==> flow/design.v <==
module full_adder(input a,b,cin,
                  output sum,co);
assign sum=a^b^cin;
assign co=((a&b)||(b&cin)||(cin&a));                 
endmodule
module half_adder(input a,
                  input b,
                  output sum,
                  output carry);
assign sum=a^b;
assign carry=a&b;
endmodule
module mux2_1(input a,b,sel,
              output y);
assign y=sel?b:a;
endmodule
module adder_4bit(input [3:0]a,b,
                  input cin,
                  output [3:0]sum,
                  output co);
wire s1,c1,s2,c2,s3,c3,s4,s11,s44,c4,c11,s22,c22,s33,c33,c44;
full_adder f1(a[0],b[0],1'b0,s1,c1);
full_adder f2(a[1],b[1],c1,s2,c2);
full_adder f3(a[2],b[2],c2,s3,c3);
full_adder f4(a[3],b[3],c3,s4,c4);
full_adder f5(a[0],b[0],1'b1,s11,c11);
full_adder f6(a[1],b[1],c11,s22,c22);
full_adder f7(a[2],b[2],c22,s33,c33);
full_adder f8(a[3],b[3],c33,s44,c44);
mux2_1 m1(s1,s11,cin,sum[0]);
mux2_1 m2(s2,s22,cin,sum[1]);
mux2_1 m3(s3,s33,cin,sum[2]);
mux2_1 m4(s4,s44,cin,sum[3]);
mux2_1 m5(c4,c44,cin,co);
endmodule
module adder_6bit(input [5:0]a,b,
                  input cin,
                  output [5:0]sum,
                  output co);
wire s1,s2,s3,s4,s5,s6,c1,c2,c3,c4,c5,c6;
wire s11,s22,s33,s44,s55,s66,c11,c22,c33,c44,c55,c66;
full_adder f1(a[0],b[0],1'b0,s1,c1);
full_adder f2(a[1],b[1],c1,s2,c2);
full_adder f3(a[2],b[2],c2,s3,c3);
full_adder f4(a[3],b[3],c3,s4,c4);
full_adder f5(a[4],b[4],c4,s5,c5);
full_adder f6(a[5],b[5],c5,s6,c6);
full_adder f7(a[0],b[0],1'b1,s11,c11);
full_adder f8(a[1],b[1],c11,s22,c22);
full_adder f9(a[2],b[2],c22,s33,c33);
full_adder f10(a[3],b[3],c33,s44,c44);
full_adder f11(a[4],b[4],c44,s55,c55);
full_adder f12(a[5],b[5],c55,s66,c66);
mux2_1 m1(s1,s11,cin,sum[0]);
mux2_1 m2(s2,s22,cin,sum[1]);
mux2_1 m3(s3,s33,cin,sum[2]);
mux2_1 m4(s4,s44,cin,sum[3]);
mux2_1 m5(s5,s55,cin,sum[4]);
mux2_1 m6(s6,s66,cin,sum[5]);
mux2_1 m7(c6,c66,cin,co);
endmodule
module adder_8bit(input [7:0] a,b,
                   input cin,
                   output [7:0] sum,
                   output co);
wire s1,s2,s3,s4,s5,s6,s7,s8,c1,c2,c3,c4,c5,c6,c7,c8;
wire s11,s22,s33,s44,s55,s66,s77,s88,c11,c22,c33,c44,c55,c66,c77,c88;
full_adder f10(a[0],b[0],1'b0,s1,c1);
full_adder f20(a[1],b[1],c1,s2,c2);
full_adder f30(a[2],b[2],c2,s3,c3);
full_adder f40(a[3],b[3],c3,s4,c4);
full_adder f50(a[4],b[4],c4,s5,c5);
full_adder f60(a[5],b[5],c5,s6,c6);
full_adder f70(a[6],b[6],c6,s7,c7);
full_adder f80(a[7],b[7],c7,s8,c8);
full_adder f11(a[0],b[0],1'b1,s11,c11);
full_adder f22(a[1],b[1],c11,s22,c22);
full_adder f33(a[2],b[2],c22,s33,c33);
full_adder f44(a[3],b[3],c33,s44,c44);
full_adder f55(a[4],b[4],c44,s55,c55);
full_adder f66(a[5],b[5],c55,s66,c66);
full_adder f77(a[6],b[6],c66,s77,c77);
full_adder f88(a[7],b[7],c77,s88,c88);
mux2_1 m1(s1,s11,cin,sum[0]);
mux2_1 m2(s2,s22,cin,sum[1]);
mux2_1 m3(s3,s33,cin,sum[2]);
mux2_1 m4(s4,s44,cin,sum[3]);
mux2_1 m5(s5,s55,cin,sum[4]);
mux2_1 m6(s6,s66,cin,sum[5]);
mux2_1 m7(s7,s77,cin,sum[6]);
mux2_1 m8(s8,s88,cin,sum[7]);
mux2_1 m9(c8,c88,cin,co);
endmodule
module adder_12bit(input [11:0] a,b,
                   input cin,
                   output [11:0] sum,
                   output co);
wire s1,s2,s3,s4,s5,s6,s7,s8,s9,s10,s11a,s12,c1,c2,c3,c4,c5,c6,c7,c8,c9,c10,c11a,c12;
wire s11,s22,s33,s44,s55,s66,s77,s88,s99,s1010,s1111,s1212;
wire c11,c22,c33,c44,c55,c66,c77,c88,c99,c1010,c1111,c1212;
full_adder f10(a[0],b[0],1'b0,s1,c1);
full_adder f20(a[1],b[1],c1,s2,c2);
full_adder f30(a[2],b[2],c2,s3,c3);
full_adder f40(a[3],b[3],c3,s4,c4);
full_adder f50(a[4],b[4],c4,s5,c5);
full_adder f60(a[5],b[5],c5,s6,c6);
full_adder f70(a[6],b[6],c6,s7,c7);
full_adder f80(a[7],b[7],c7,s8,c8);
full_adder f90(a[8],b[8],c8,s9,c9);
full_adder f100(a[9],b[9],c9,s10,c10);
full_adder f110(a[10],b[10],c10,s11a,c11a);
full_adder f120(a[11],b[11],c11a,s12,c12);
full_adder f11(a[0],b[0],1'b1,s11,c11);
full_adder f22(a[1],b[1],c11,s22,c22);
full_adder f33(a[2],b[2],c22,s33,c33);
full_adder f44(a[3],b[3],c33,s44,c44);
full_adder f55(a[4],b[4],c44,s55,c55);
full_adder f66(a[5],b[5],c55,s66,c66);
full_adder f77(a[6],b[6],c66,s77,c77);
full_adder f88(a[7],b[7],c77,s88,c88);
full_adder f99(a[8],b[8],c88,s99,c99);
full_adder f1010(a[9],b[9],c99,s1010,c1010);
full_adder f1111(a[10],b[10],c1010,s1111,c1111);
full_adder f1212(a[11],b[11],c1111,s1212,c1212);
mux2_1 m1(s1,s11,cin,sum[0]);
mux2_1 m2(s2,s22,cin,sum[1]);
mux2_1 m3(s3,s33,cin,sum[2]);
mux2_1 m4(s4,s44,cin,sum[3]);
mux2_1 m5(s5,s55,cin,sum[4]);
mux2_1 m6(s6,s66,cin,sum[5]);
mux2_1 m7(s7,s77,cin,sum[6]);
mux2_1 m8(s8,s88,cin,sum[7]);
mux2_1 m9(s9,s99,cin,sum[8]);
mux2_1 m10(s10,s1010,cin,sum[9]);
mux2_1 m11(s11a,s1111,cin,sum[10]);
mux2_1 m12(s12,s1212,cin,sum[11]);
mux2_1 m13(c12,c1212,cin,co);
endmodule
module adder_16bit(input [15:0] a,b,
                   input cin,
                   output [15:0] sum,
                   output co);
wire s1,s2,s3,s4,s5,s6,s7,s8,s9,s10,s11a,s12,s13,s14,s15,s16;
wire c1,c2,c3,c4,c5,c6,c7,c8,c9,c10,c11a,c12,c13,c14,c15,c16;
wire s11,s22,s33,s44,s55,s66,s77,s88,s99,s1010,s1111,s1212,s1313,s1414,s1515,s1616;
wire c11,c22,c33,c44,c55,c66,c77,c88,c99,c1010,c1111,c1212,c1313,c1414,c1515,c1616;
full_adder f10(a[0],b[0],1'b0,s1,c1);
full_adder f20(a[1],b[1],c1,s2,c2);
full_adder f30(a[2],b[2],c2,s3,c3);
full_adder f40(a[3],b[3],c3,s4,c4);
full_adder f50(a[4],b[4],c4,s5,c5);
full_adder f60(a[5],b[5],c5,s6,c6);
full_adder f70(a[6],b[6],c6,s7,c7);
full_adder f80(a[7],b[7],c7,s8,c8);
full_adder f90(a[8],b[8],c8,s9,c9);
full_adder f100(a[9],b[9],c9,s10,c10);
full_adder f110(a[10],b[10],c10,s11a,c11a);
full_adder f120(a[11],b[11],c11a,s12,c12);
full_adder f130(a[12],b[12],c12,s13,c13);
full_adder f140(a[13],b[13],c13,s14,c14);
full_adder f150(a[14],b[14],c14,s15,c15);
full_adder f160(a[15],b[15],c15,s16,c16);
full_adder f11(a[0],b[0],1'b1,s11,c11);
full_adder f22(a[1],b[1],c11,s22,c22);
full_adder f33(a[2],b[2],c22,s33,c33);
full_adder f44(a[3],b[3],c33,s44,c44);
full_adder f55(a[4],b[4],c44,s55,c55);
full_adder f66(a[5],b[5],c55,s66,c66);
full_adder f77(a[6],b[6],c66,s77,c77);
full_adder f88(a[7],b[7],c77,s88,c88);
full_adder f99(a[8],b[8],c88,s99,c99);
full_adder f1010(a[9],b[9],c99,s1010,c1010);
full_adder f1111(a[10],b[10],c1010,s1111,c1111);
full_adder f1212(a[11],b[11],c1111,s1212,c1212);
full_adder f1313(a[12],b[12],c1212,s1313,c1313);
full_adder f1414(a[13],b[13],c1313,s1414,c1414);
full_adder f1515(a[14],b[14],c1414,s1515,c1515);
full_adder f1616(a[15],b[15],c1515,s1616,c1616);
mux2_1 m1(s1,s11,cin,sum[0]);
mux2_1 m2(s2,s22,cin,sum[1]);
mux2_1 m3(s3,s33,cin,sum[2]);
mux2_1 m4(s4,s44,cin,sum[3]);
mux2_1 m5(s5,s55,cin,sum[4]);
mux2_1 m6(s6,s66,cin,sum[5]);
mux2_1 m7(s7,s77,cin,sum[6]);
mux2_1 m8(s8,s88,cin,sum[7]);
mux2_1 m9(s9,s99,cin,sum[8]);
mux2_1 m10(s10,s1010,cin,sum[9]);
mux2_1 m11(s11a,s1111,cin,sum[10]);
mux2_1 m12(s12,s1212,cin,sum[11]);
mux2_1 m13(s13,s1313,cin,sum[12]);
mux2_1 m14(s14,s1414,cin,sum[13]);
mux2_1 m15(s15,s1515,cin,sum[14]);
mux2_1 m16(s16,s1616,cin,sum[15]);
mux2_1 m17(c16,c1616,cin,co);
endmodule
module adder_24bit(input [23:0] a,b,
                   input cin,
                   output [23:0] sum,
                   output co);
wire s1,s2,s3,s4,s5,s6,s7,s8,s9,s10,s11a,s12;
wire s13,s14,s15,s16,s17,s18,s19,s20,s21,s222,s23,s24;
wire c1,c2,c3,c4,c5,c6,c7,c8,c9,c10,c11a,c12;
wire c13,c14,c15,c16,c17,c18,c19,c20,c21,c222,c23,c24;
wire s11,s22,s33,s44,s55,s66,s77,s88,s99,s1010,s1111,s1212;
wire s1313,s1414,s1515,s1616,s1717,s1818,s1919,s2020,s2121,s2222,s2323,s2424;
wire c11,c22,c33,c44,c55,c66,c77,c88,c99,c1010,c1111,c1212;
wire c1313,c1414,c1515,c1616,c1717,c1818,c1919,c2020,c2121,c2222,c2323,c2424;
full_adder f10(a[0],b[0],1'b0,s1,c1);
full_adder f20(a[1],b[1],c1,s2,c2);
full_adder f30(a[2],b[2],c2,s3,c3);
full_adder f40(a[3],b[3],c3,s4,c4);
full_adder f50(a[4],b[4],c4,s5,c5);
full_adder f60(a[5],b[5],c5,s6,c6);
full_adder f70(a[6],b[6],c6,s7,c7);
full_adder f80(a[7],b[7],c7,s8,c8);
full_adder f90(a[8],b[8],c8,s9,c9);
full_adder f100(a[9],b[9],c9,s10,c10);
full_adder f110(a[10],b[10],c10,s11a,c11a);
full_adder f120(a[11],b[11],c11a,s12,c12);
full_adder f130(a[12],b[12],c12,s13,c13);
full_adder f140(a[13],b[13],c13,s14,c14);
full_adder f150(a[14],b[14],c14,s15,c15);
full_adder f160(a[15],b[15],c15,s16,c16);
full_adder f170(a[16],b[16],c16,s17,c17);
full_adder f180(a[17],b[17],c17,s18,c18);
full_adder f190(a[18],b[18],c18,s19,c19);
full_adder f200(a[19],b[19],c19,s20,c20);
full_adder f210(a[20],b[20],c20,s21,c21);
full_adder f220(a[21],b[21],c21,s222,c222);
full_adder f230(a[22],b[22],c222,s23,c23);
full_adder f240(a[23],b[23],c23,s24,c24);
full_adder f11(a[0],b[0],1'b1,s11,c11);
full_adder f22(a[1],b[1],c11,s22,c22);
full_adder f33(a[2],b[2],c22,s33,c33);
full_adder f44(a[3],b[3],c33,s44,c44);
full_adder f55(a[4],b[4],c44,s55,c55);
full_adder f66(a[5],b[5],c55,s66,c66);
full_adder f77(a[6],b[6],c66,s77,c77);
full_adder f88(a[7],b[7],c77,s88,c88);
full_adder f99(a[8],b[8],c88,s99,c99);
full_adder f1010(a[9],b[9],c99,s1010,c1010);
full_adder f1111(a[10],b[10],c1010,s1111,c1111);
full_adder f1212(a[11],b[11],c1111,s1212,c1212);
full_adder f1313(a[12],b[12],c1212,s1313,c1313);
full_adder f1414(a[13],b[13],c1313,s1414,c1414);
full_adder f1515(a[14],b[14],c1414,s1515,c1515);
full_adder f1616(a[15],b[15],c1515,s1616,c1616);
full_adder f1717(a[16],b[16],c1616,s1717,c1717);
full_adder f1818(a[17],b[17],c1717,s1818,c1818);
full_adder f1919(a[18],b[18],c1818,s1919,c1919);
full_adder f2020(a[19],b[19],c1919,s2020,c2020);
full_adder f2121(a[20],b[20],c2020,s2121,c2121);
full_adder f2222(a[21],b[21],c2121,s2222,c2222);
full_adder f2323(a[22],b[22],c2222,s2323,c2323);
full_adder f2424(a[23],b[23],c2323,s2424,c2424);
mux2_1 m1(s1,s11,cin,sum[0]);
mux2_1 m2(s2,s22,cin,sum[1]);
mux2_1 m3(s3,s33,cin,sum[2]);
mux2_1 m4(s4,s44,cin,sum[3]);
mux2_1 m5(s5,s55,cin,sum[4]);
mux2_1 m6(s6,s66,cin,sum[5]);
mux2_1 m7(s7,s77,cin,sum[6]);
mux2_1 m8(s8,s88,cin,sum[7]);
mux2_1 m9(s9,s99,cin,sum[8]);
mux2_1 m10(s10,s1010,cin,sum[9]);
mux2_1 m11(s11a,s1111,cin,sum[10]);
mux2_1 m12(s12,s1212,cin,sum[11]);
mux2_1 m13(s13,s1313,cin,sum[12]);
mux2_1 m14(s14,s1414,cin,sum[13]);
mux2_1 m15(s15,s1515,cin,sum[14]);
mux2_1 m16(s16,s1616,cin,sum[15]);
mux2_1 m17(s17,s1717,cin,sum[16]);
mux2_1 m18(s18,s1818,cin,sum[17]);
mux2_1 m19(s19,s1919,cin,sum[18]);
mux2_1 m20(s20,s2020,cin,sum[19]);
mux2_1 m21(s21,s2121,cin,sum[20]);
mux2_1 m22(s222,s2222,cin,sum[21]);
mux2_1 m23(s23,s2323,cin,sum[22]);
mux2_1 m24(s24,s2424,cin,sum[23]);
mux2_1 m25(c24,c2424,cin,co);
endmodule
module mul_2x2(input clk,
               input [1:0]a,b,
               output [3:0]out);           
reg [1:0]clk_a,clk_b;
wire [3:0]temp;
always @(posedge clk)
 begin
  clk_a<=a;
  clk_b<=b;
 end
assign out[0]=clk_a[0]&clk_b[0];
assign temp[0]=clk_a[0]&clk_b[1];
assign temp[1]=clk_a[1]&clk_b[0];
assign temp[2]=clk_a[1]&clk_b[1];
half_adder h1(temp[0],temp[1],out[1],temp[3]);
half_adder h2(temp[3],temp[2],out[2],out[3]);
endmodule
module mul_4x4(input clk,
               input [3:0]a,
               input [3:0]b,
               output [7:0]c);
wire [3:0]q0,q1,q2,q3,q4;
wire [5:0]q5,q6;		
wire [3:0]temp1;
wire [5:0]temp2,temp3,temp4;
reg [3:0]clk_a,clk_b;
always @(posedge clk)
begin
 clk_a<=a;
 clk_b<=b;
end
mul_2x2 m1(clk,clk_a[1:0],clk_b[1:0],q0[3:0]);
mul_2x2 m2(clk,clk_a[3:2],clk_b[1:0],q1[3:0]);
mul_2x2 m3(clk,clk_a[1:0],clk_b[3:2],q2[3:0]);
mul_2x2 m4(clk,clk_a[3:2],clk_b[3:2],q3[3:0]);
assign temp1 ={2'b00,q0[3:2]};
adder_4bit a1(q1[3:0],temp1,1'b0,q4,);
assign temp2 ={2'b00,q2[3:0]};
assign temp3 ={q3[3:0],2'b00};
adder_6bit a2(temp2,temp3,1'b0,q5,);
assign temp4={2'b00,q4[3:0]};
adder_6bit a3(temp4,q5,1'b0,q6,);
assign c[1:0]=q0[1:0];
assign c[7:2]=q6[5:0];
endmodule
module mul_8x8(input clk,
               input [7:0] a,b,
               output [15:0]c);
wire [7:0]q0,q1,q2,q3,q4;
wire [11:0]q5,q6;	
wire [7:0]temp1;
wire [11:0]temp2,temp3,temp4;
reg [7:0]clk_a,clk_b;
always @(posedge clk)
begin
 clk_a<=a;
 clk_b<=b;
end
mul_4x4 mu1(clk,clk_a[3:0],clk_b[3:0],q0[7:0]);
mul_4x4 mu2(clk,clk_a[7:4],clk_b[3:0],q1[7:0]);
mul_4x4 mu3(clk,clk_a[3:0],clk_b[7:4],q2[7:0]);
mul_4x4 mu4(clk,clk_a[7:4],clk_b[7:4],q3[7:0]);
assign temp1 ={4'b0000,q0[7:4]};
adder_8bit a1(q1[7:0],temp1,1'b0,q4,);
assign temp2 ={4'b0000,q2[7:0]};
assign temp3 ={q3[7:0],4'b0000};
adder_12bit a2(temp2,temp3,1'b0,q5,);
assign temp4={4'b0000,q4[7:0]};
adder_12bit a3(temp4,q5,1'b0,q6,);
assign c[3:0]=q0[3:0];
assign c[15:4]=q6[11:0];
endmodule    
module mul_16x16(input clk,
		         input [15:0]a,
                 input [15:0]b,
                 output [31:0]c);
reg [15:0]clk_a,clk_b;
wire [15:0]q0,q1,q2,q3,q4;	
wire [15:0]temp1;
wire [23:0]temp2,temp3,temp4;
wire [23:0]q5,q6;
always @(posedge clk)
 begin
  clk_a<=a;
  clk_b<=b;
 end
mul_8x8 m1(clk,clk_a[7:0],clk_b[7:0],q0[15:0]);
mul_8x8 m2(clk,clk_a[15:8],clk_b[7:0],q1[15:0]);
mul_8x8 m3(clk,clk_a[7:0],clk_b[15:8],q2[15:0]);
mul_8x8 m4(clk,clk_a[15:8],clk_b[15:8],q3[15:0]);
assign temp1 ={8'b0,q0[15:8]};
adder_16bit a1(q1[15:0],temp1,1'b0,q4,);
assign temp2 ={8'b0,q2[15:0]};
assign temp3 ={q3[15:0],8'b0};
adder_24bit a2(temp2,temp3,1'b0,q5,);
assign temp4={8'b0,q4[15:0]};
adder_24bit a3(temp4,q5,1'b0,q6,);
assign c[7:0]=q0[7:0];
assign c[31:8]=q6[23:0];
endmodule
module accumulator(input clk,en,clr,
                   input [31:0]a,
                   output [39:0]c);
reg [39:0]acc;
always @(posedge clk)
 begin
  if (clr)
   acc <= 40'b0;
  else if (en)
  begin 
   acc <= acc + {8'b0,a};
  end
 end
assign c = acc;
endmodule
module mac_unit(input clk,en,clr,
                input [15:0]a,b,
                output [39:0]c);
wire [31:0]temp1;
mul_16x16 m1(clk,a,b,temp1);
accumulator a1(clk,en,clr,temp1,c);
endmodule
# Step by step through the tools: mac_unit
# What the tools print for mac_unit, step after step.
# Lines are those of the file above, counted from 1.
# Operators carry their Yosys type and port widths (W data, S select, Z words).
# Library cell names are shortened.
# The mark n/a stands for no value.
[setup] top_module="mac_unit" clock="clk" library="sky130hd" pvt_corner="tt_025C_1v80"

# Word level
# Counts by Yosys on the flattened word-level netlist (proc, flatten, opt, wreduce; memories kept). Register bits leave out memories and registers merged into their read ports (data or address); mux counts leave out enables and synchronous resets folded into registers. Print and check cells are left out. Cells with the same type and inputs are merged into one.
[op_classes] add_sub_neg=1 bitwise=1716 reduce_logical=322
[ops] cell="$and A1 B1 Y1" n=1035
[ops] cell="$xor A1 B1 Y1" n=681
[ops] cell="$logic_or A1 B1 Y1" n=322
[ops] cell="$add A40 B32 Y40" n=1
[word_totals] register_bits=168 inputBits=35 output_inout_bits=40 word_cells=2070

# Logic depth
# Longest topological path by Yosys (ltp), each cell counted once; first at word level (registers and memories cut), then after technology mapping (sequential cells cut; the memories' decode and read muxes count).
[logic_depth] ltp_word=83 ABC_AREA=1 ltp_mapped=63 depth_no_buf=61

# Netlist
# Source: synth_stat.txt of the flow (Yosys; design flattened, memories mapped). It holds for the ABC_AREA given above (unset counts as 0); a run with the other value may have another netlist.
[synth_totals] mapped_cells=2257 mapped_area_um2=17205.3 seq_area_um2=3363.2 flip_flops=168 buf_cells=76
[types] cell_type="fa_1" n=194 type_area_um2=3.88E+03
[types] cell_type="dfxtp_1" n=168 type_area_um2=3.36E+03
[types] cell_type="ha_1" n=264 type_area_um2=3.3E+03
[types] cell_type="inv_1" n=692 type_area_um2=2.6E+03
[types] cell_type="nand2_1" n=524 type_area_um2=1.97E+03
[types] cell_type="nor2_1" n=136 type_area_um2=510.49
[types] cell_type="clkbuf_1" n=73 type_area_um2=274.013
[types] cell_type="xor2_1" n=29 type_area_um2=253.994
[types] cell_type="nand3_1" n=47 type_area_um2=235.226
[types] cell_type="a21oi_1" n=31 type_area_um2=155.149
[types] cell_type="xnor2_1" n=16 type_area_um2=140.134
[types] cell_type="o21ai_0" n=22 type_area_um2=110.106
[types] cell_type="nand2_2" n=16 type_area_um2=100.096
[types] cell_type="o21ai_2" n=4 type_area_um2=35.034
[types] cell_type="nand4_1" n=5 type_area_um2=31.28
[types] cell_type="nor2_2" n=5 type_area_um2=31.28
[types] cell_type="o21ai_1" n=5 type_area_um2=25.024
[types] cell_type="o21bai_1" n=3 type_area_um2=22.522
# Not listed: further types 16, cells in them 23.

# Worst setup path after synthesis
# OpenSTA on the mapped netlist: ideal clock, no wires. The path of least setup slack (recovery checks aside). Input and output delay are each 20% of the period. Register names are those of the netlist, which keeps one name where synthesis merged equal registers.
[synth_path] kind="reg2reg" start="register (name not given)" end="register a1.acc[37]" period_ns=13.5 arrival_time_ns=13.933 required_time_ns=13.385 setup_slack_ns=-0.548 delay_ns=14.048 path_stages=61 n_path_buf=2 synth_period_reached_ns=14.048
# "delay_ns" = arrival - input delay + setup time.
# "path_stages" counts driving pins, that of a launching flip-flop among them; a cell with two outputs on the path counts twice.
# "synth_period_reached_ns" = period - worst setup slack (recovery checks aside). The figure is calculated, with input and output delays left at 20% of the set period.
# Between the ends stands the longest chain of elaborated cells between them, by number of cells; it is not shown to be the way that was timed. Of several equally long chains one is given.
# Each line given opens the expression or statement behind the cell; cells for indexed reads and writes are added by Yosys, which also makes memories of some case tables.
[synth_between] path_cell_list="dfxtp_1 clkbuf_1 clkbuf_1 nand2_1 inv_1 ha_1 ha_1 ha_1 fa_1 inv_1 fa_1 inv_1 fa_1 fa_1 inv_1 fa_1 inv_1 fa_1 [... 25 more ...] ha_1 ha_1 ha_1 ha_1 xor2_1 xnor2_1 xor2_1 inv_1 ha_1 nand2_1 nor2_1 nand2_1 nor2_1 nand4_1 nand3_1 nand3_1 nand2_1 nor2_1" elab_chain_len=83 cells_between=739 cone_lines=7 cone_classes="add/sub (1); logic (588); reduce/logical (150)"
[synth_rtl] element="$and A1 B1 Y1" line=295 text="assign temp[1]=clk_a[1]&clk_b[0];"
[synth_rtl] element="$and A1 B1 Y1" line=11 text="assign carry=a&b;"
[synth_rtl] element="$xor A1 B1 Y1" line=10 text="assign sum=a^b;"
[synth_rtl] element="$and A1 B1 Y1 (2 in a row)" line=4 text="assign co=((a&b)||(b&cin)||(cin&a));"
[synth_rtl] element="$logic_or A1 B1 Y1 (2 in a row)" line=4
[synth_rtl] element="$xor A1 B1 Y1" line=3 text="assign sum=a^b^cin;"
[synth_rtl] element="$and A1 B1 Y1" line=4
[synth_rtl] element="[... 59 more ...]"
[synth_rtl] element="$and A1 B1 Y1" line=4
[synth_rtl] element="$logic_or A1 B1 Y1 (2 in a row)" line=4
[synth_rtl] element="$and A1 B1 Y1" line=4
[synth_rtl] element="$logic_or A1 B1 Y1 (2 in a row)" line=4
[synth_rtl] element="$and A1 B1 Y1 (7 in a row)" line=4
[synth_rtl] element="$xor A1 B1 Y1" line=3
[synth_rtl] element="$add A40 B32 Y40" line=393 text="acc <= acc + {8'b0,a};"
[synth_rtl] element="to (assign)" line=390 text="acc <= 40'b0;"
[synth_rtl] element="to (assign)" line=393
[synth_rtl] element="to (decl)" line=386 text="reg [39:0]acc;"

# Path in the finished layout
# Path of least setup slack in the final report of record 1 (OpenROAD, finished layout, wires in). Where an end is a register, its clock arrival counts in the times.
[layout_path] kind="reg2reg" start="register (name not given)" end="register a1.acc[36]" period_ns=13.5 arrival_time_ns=13.94 required_time_ns=13.92 setup_slack_ns=-0.02 path_stages=59 n_path_buf=0
# Between the ends stands the longest chain of elaborated cells between them, by number of cells; it is not shown to be the way that was timed. Of several equally long chains one is given.
[layout_between] path_cell_list="dfxtp_2 nand2_2 inv_2 ha_4 ha_4 ha_4 fa_2 inv_2 fa_1 inv_2 fa_2 fa_1 inv_2 fa_2 inv_2 fa_2 fa_2 fa_2 [... 23 more ...] ha_4 ha_4 ha_4 ha_4 xor2_2 xnor2_2 xor2_1 inv_1 ha_4 nand2_4 nor2_4 nand2_2 nor2_4 nand4_1 nand3_2 nand3_2 nand2_1 nor2_1" elab_chain_len=83 cells_between=565 cone_lines=7 cone_classes="add/sub (1); logic (448); reduce/logical (116)"
[layout_rtl] element="$and A1 B1 Y1" line=294 text="assign temp[0]=clk_a[0]&clk_b[1];"
[layout_rtl] element="$and A1 B1 Y1" line=11 text="assign carry=a&b;"
[layout_rtl] element="$xor A1 B1 Y1" line=10 text="assign sum=a^b;"
[layout_rtl] element="$and A1 B1 Y1 (2 in a row)" line=4 text="assign co=((a&b)||(b&cin)||(cin&a));"
[layout_rtl] element="$logic_or A1 B1 Y1 (2 in a row)" line=4
[layout_rtl] element="$xor A1 B1 Y1" line=3 text="assign sum=a^b^cin;"
[layout_rtl] element="$and A1 B1 Y1" line=4
[layout_rtl] element="[... 59 more ...]"
[layout_rtl] element="$and A1 B1 Y1" line=4
[layout_rtl] element="$logic_or A1 B1 Y1 (2 in a row)" line=4
[layout_rtl] element="$and A1 B1 Y1" line=4
[layout_rtl] element="$logic_or A1 B1 Y1 (2 in a row)" line=4
[layout_rtl] element="$and A1 B1 Y1 (7 in a row)" line=4
[layout_rtl] element="$xor A1 B1 Y1" line=3
[layout_rtl] element="$add A40 B32 Y40" line=393 text="acc <= acc + {8'b0,a};"
[layout_rtl] element="to (assign)" line=390 text="acc <= 40'b0;"
[layout_rtl] element="to (assign)" line=393
[layout_rtl] element="to (decl)" line=386 text="reg [39:0]acc;"

Memo
Re: implementation data of mac_unit

Top module mac_unit; platform sky130hd; tools Yosys and OpenROAD; 2 stored runs in no particular order. Input and output delays are each 20% of the period that was set; the output load is 0.01 pF.
"worst_setup_path_time_ns": the worst setup path's part of the clock period (all of it between registers, 20% less for each end at a port) less its slack. A launch clock that arrives late makes it longer, a capture clock that arrives late makes it shorter.

[flow] record 1: files
==> flow/run.sh <==
#!/bin/bash
# the make line also repeats the synthesis and layout settings of config.mk as NAME=value (left out here)
make -C /OpenROAD-flow-scripts/flow DESIGN_CONFIG=/design/flow/config.mk WORK_HOME=/design/flow/orfs CLKGATE_MAP_FILE= finish
==> flow/config.mk <==
export PLATFORM = sky130hd
export DESIGN_NAME = mac_unit
export DESIGN_NICKNAME = mac_unit
export VERILOG_FILES = /design/flow/design.v
export SDC_FILE = /design/flow/constraint.sdc
export NUM_CORES = 4
export LEC_CHECK = 0
export ABC_AREA = 1
export CAP_MARGIN = 20
export CELL_PAD_IN_SITES_DETAIL_PLACEMENT = 2
export CELL_PAD_IN_SITES_GLOBAL_PLACEMENT = 3
export CORE_ASPECT_RATIO = 0.65
export CORE_MARGIN = 2
export CORE_UTILIZATION = 17
export CTS_CLUSTER_SIZE = 78
export GPL_ROUTABILITY_DRIVEN = 0
export GPL_TIMING_DRIVEN = 1
export HOLD_SLACK_MARGIN = 0.23
export MAX_ROUTING_LAYER = met4
export MIN_ROUTING_LAYER = met1
export PLACE_DENSITY_LB_ADDON = 0.16
export SLEW_MARGIN = 35
export TNS_END_PERCENT = 40
==> flow/constraint.sdc <==
create_clock -name core_clock -period 13.5 [get_ports {clk}]
set_input_delay 2.7000 -clock core_clock [delete_from_list [all_inputs] [get_ports {clk}]]
set_output_delay 2.7000 -clock core_clock [all_outputs]
set_load 0.01 [all_outputs]

[flow] record 1: metrics
[metrics] yosys.chip_area_um2 = 17205.3
[metrics] timing.hold.ws_ns = 0.312
[metrics] layout_stdcell_area_um2 = 21017.7
[metrics] worst_setup_path_time_ns = 13.52
[metrics] path_kind = reg2reg
[metrics] die_area_um2 = 103827.0
[metrics] worstSetupSlack_ns = -0.024
[metrics] tns_ns = -0.038

[flow] record 2: files
==> flow/run.sh <==
#!/bin/bash
# the make line also repeats the synthesis and layout settings of config.mk as NAME=value (left out here)
make -C /OpenROAD-flow-scripts/flow DESIGN_CONFIG=/design/flow/config.mk WORK_HOME=/design/flow/orfs CLKGATE_MAP_FILE= finish
==> flow/config.mk <==
export PLATFORM = sky130hd
export DESIGN_NAME = mac_unit
export DESIGN_NICKNAME = mac_unit
export VERILOG_FILES = /design/flow/design.v
export SDC_FILE = /design/flow/constraint.sdc
export NUM_CORES = 4
export LEC_CHECK = 0
export CAP_MARGIN = 20
export CELL_PAD_IN_SITES_DETAIL_PLACEMENT = 1
export CELL_PAD_IN_SITES_GLOBAL_PLACEMENT = 1
export CORE_MARGIN = 2
export CORE_UTILIZATION = 45
export GPL_TIMING_DRIVEN = 0
export HOLD_SLACK_MARGIN = 0.23
export PLACE_DENSITY_LB_ADDON = 0.16
export SLEW_MARGIN = 20
==> flow/constraint.sdc <==
create_clock -name core_clock -period 13.5 [get_ports {clk}]
set_input_delay 2.7000 -clock core_clock [delete_from_list [all_inputs] [get_ports {clk}]]
set_output_delay 2.7000 -clock core_clock [all_outputs]
set_load 0.01 [all_outputs]

[flow] record 2: metrics
[metrics] tns_ns = 0.000
[metrics] worst_setup_path_time_ns = 13.44
[metrics] path_kind = reg2reg
[metrics] die_area_um2 = 36160.8
[metrics] layout_stdcell_area_um2 = 18084.8
[metrics] worstSetupSlack_ns = 0.059
[metrics] timing.hold.ws_ns = 0.322
[metrics] yosys.chip_area_um2 = 15595.0
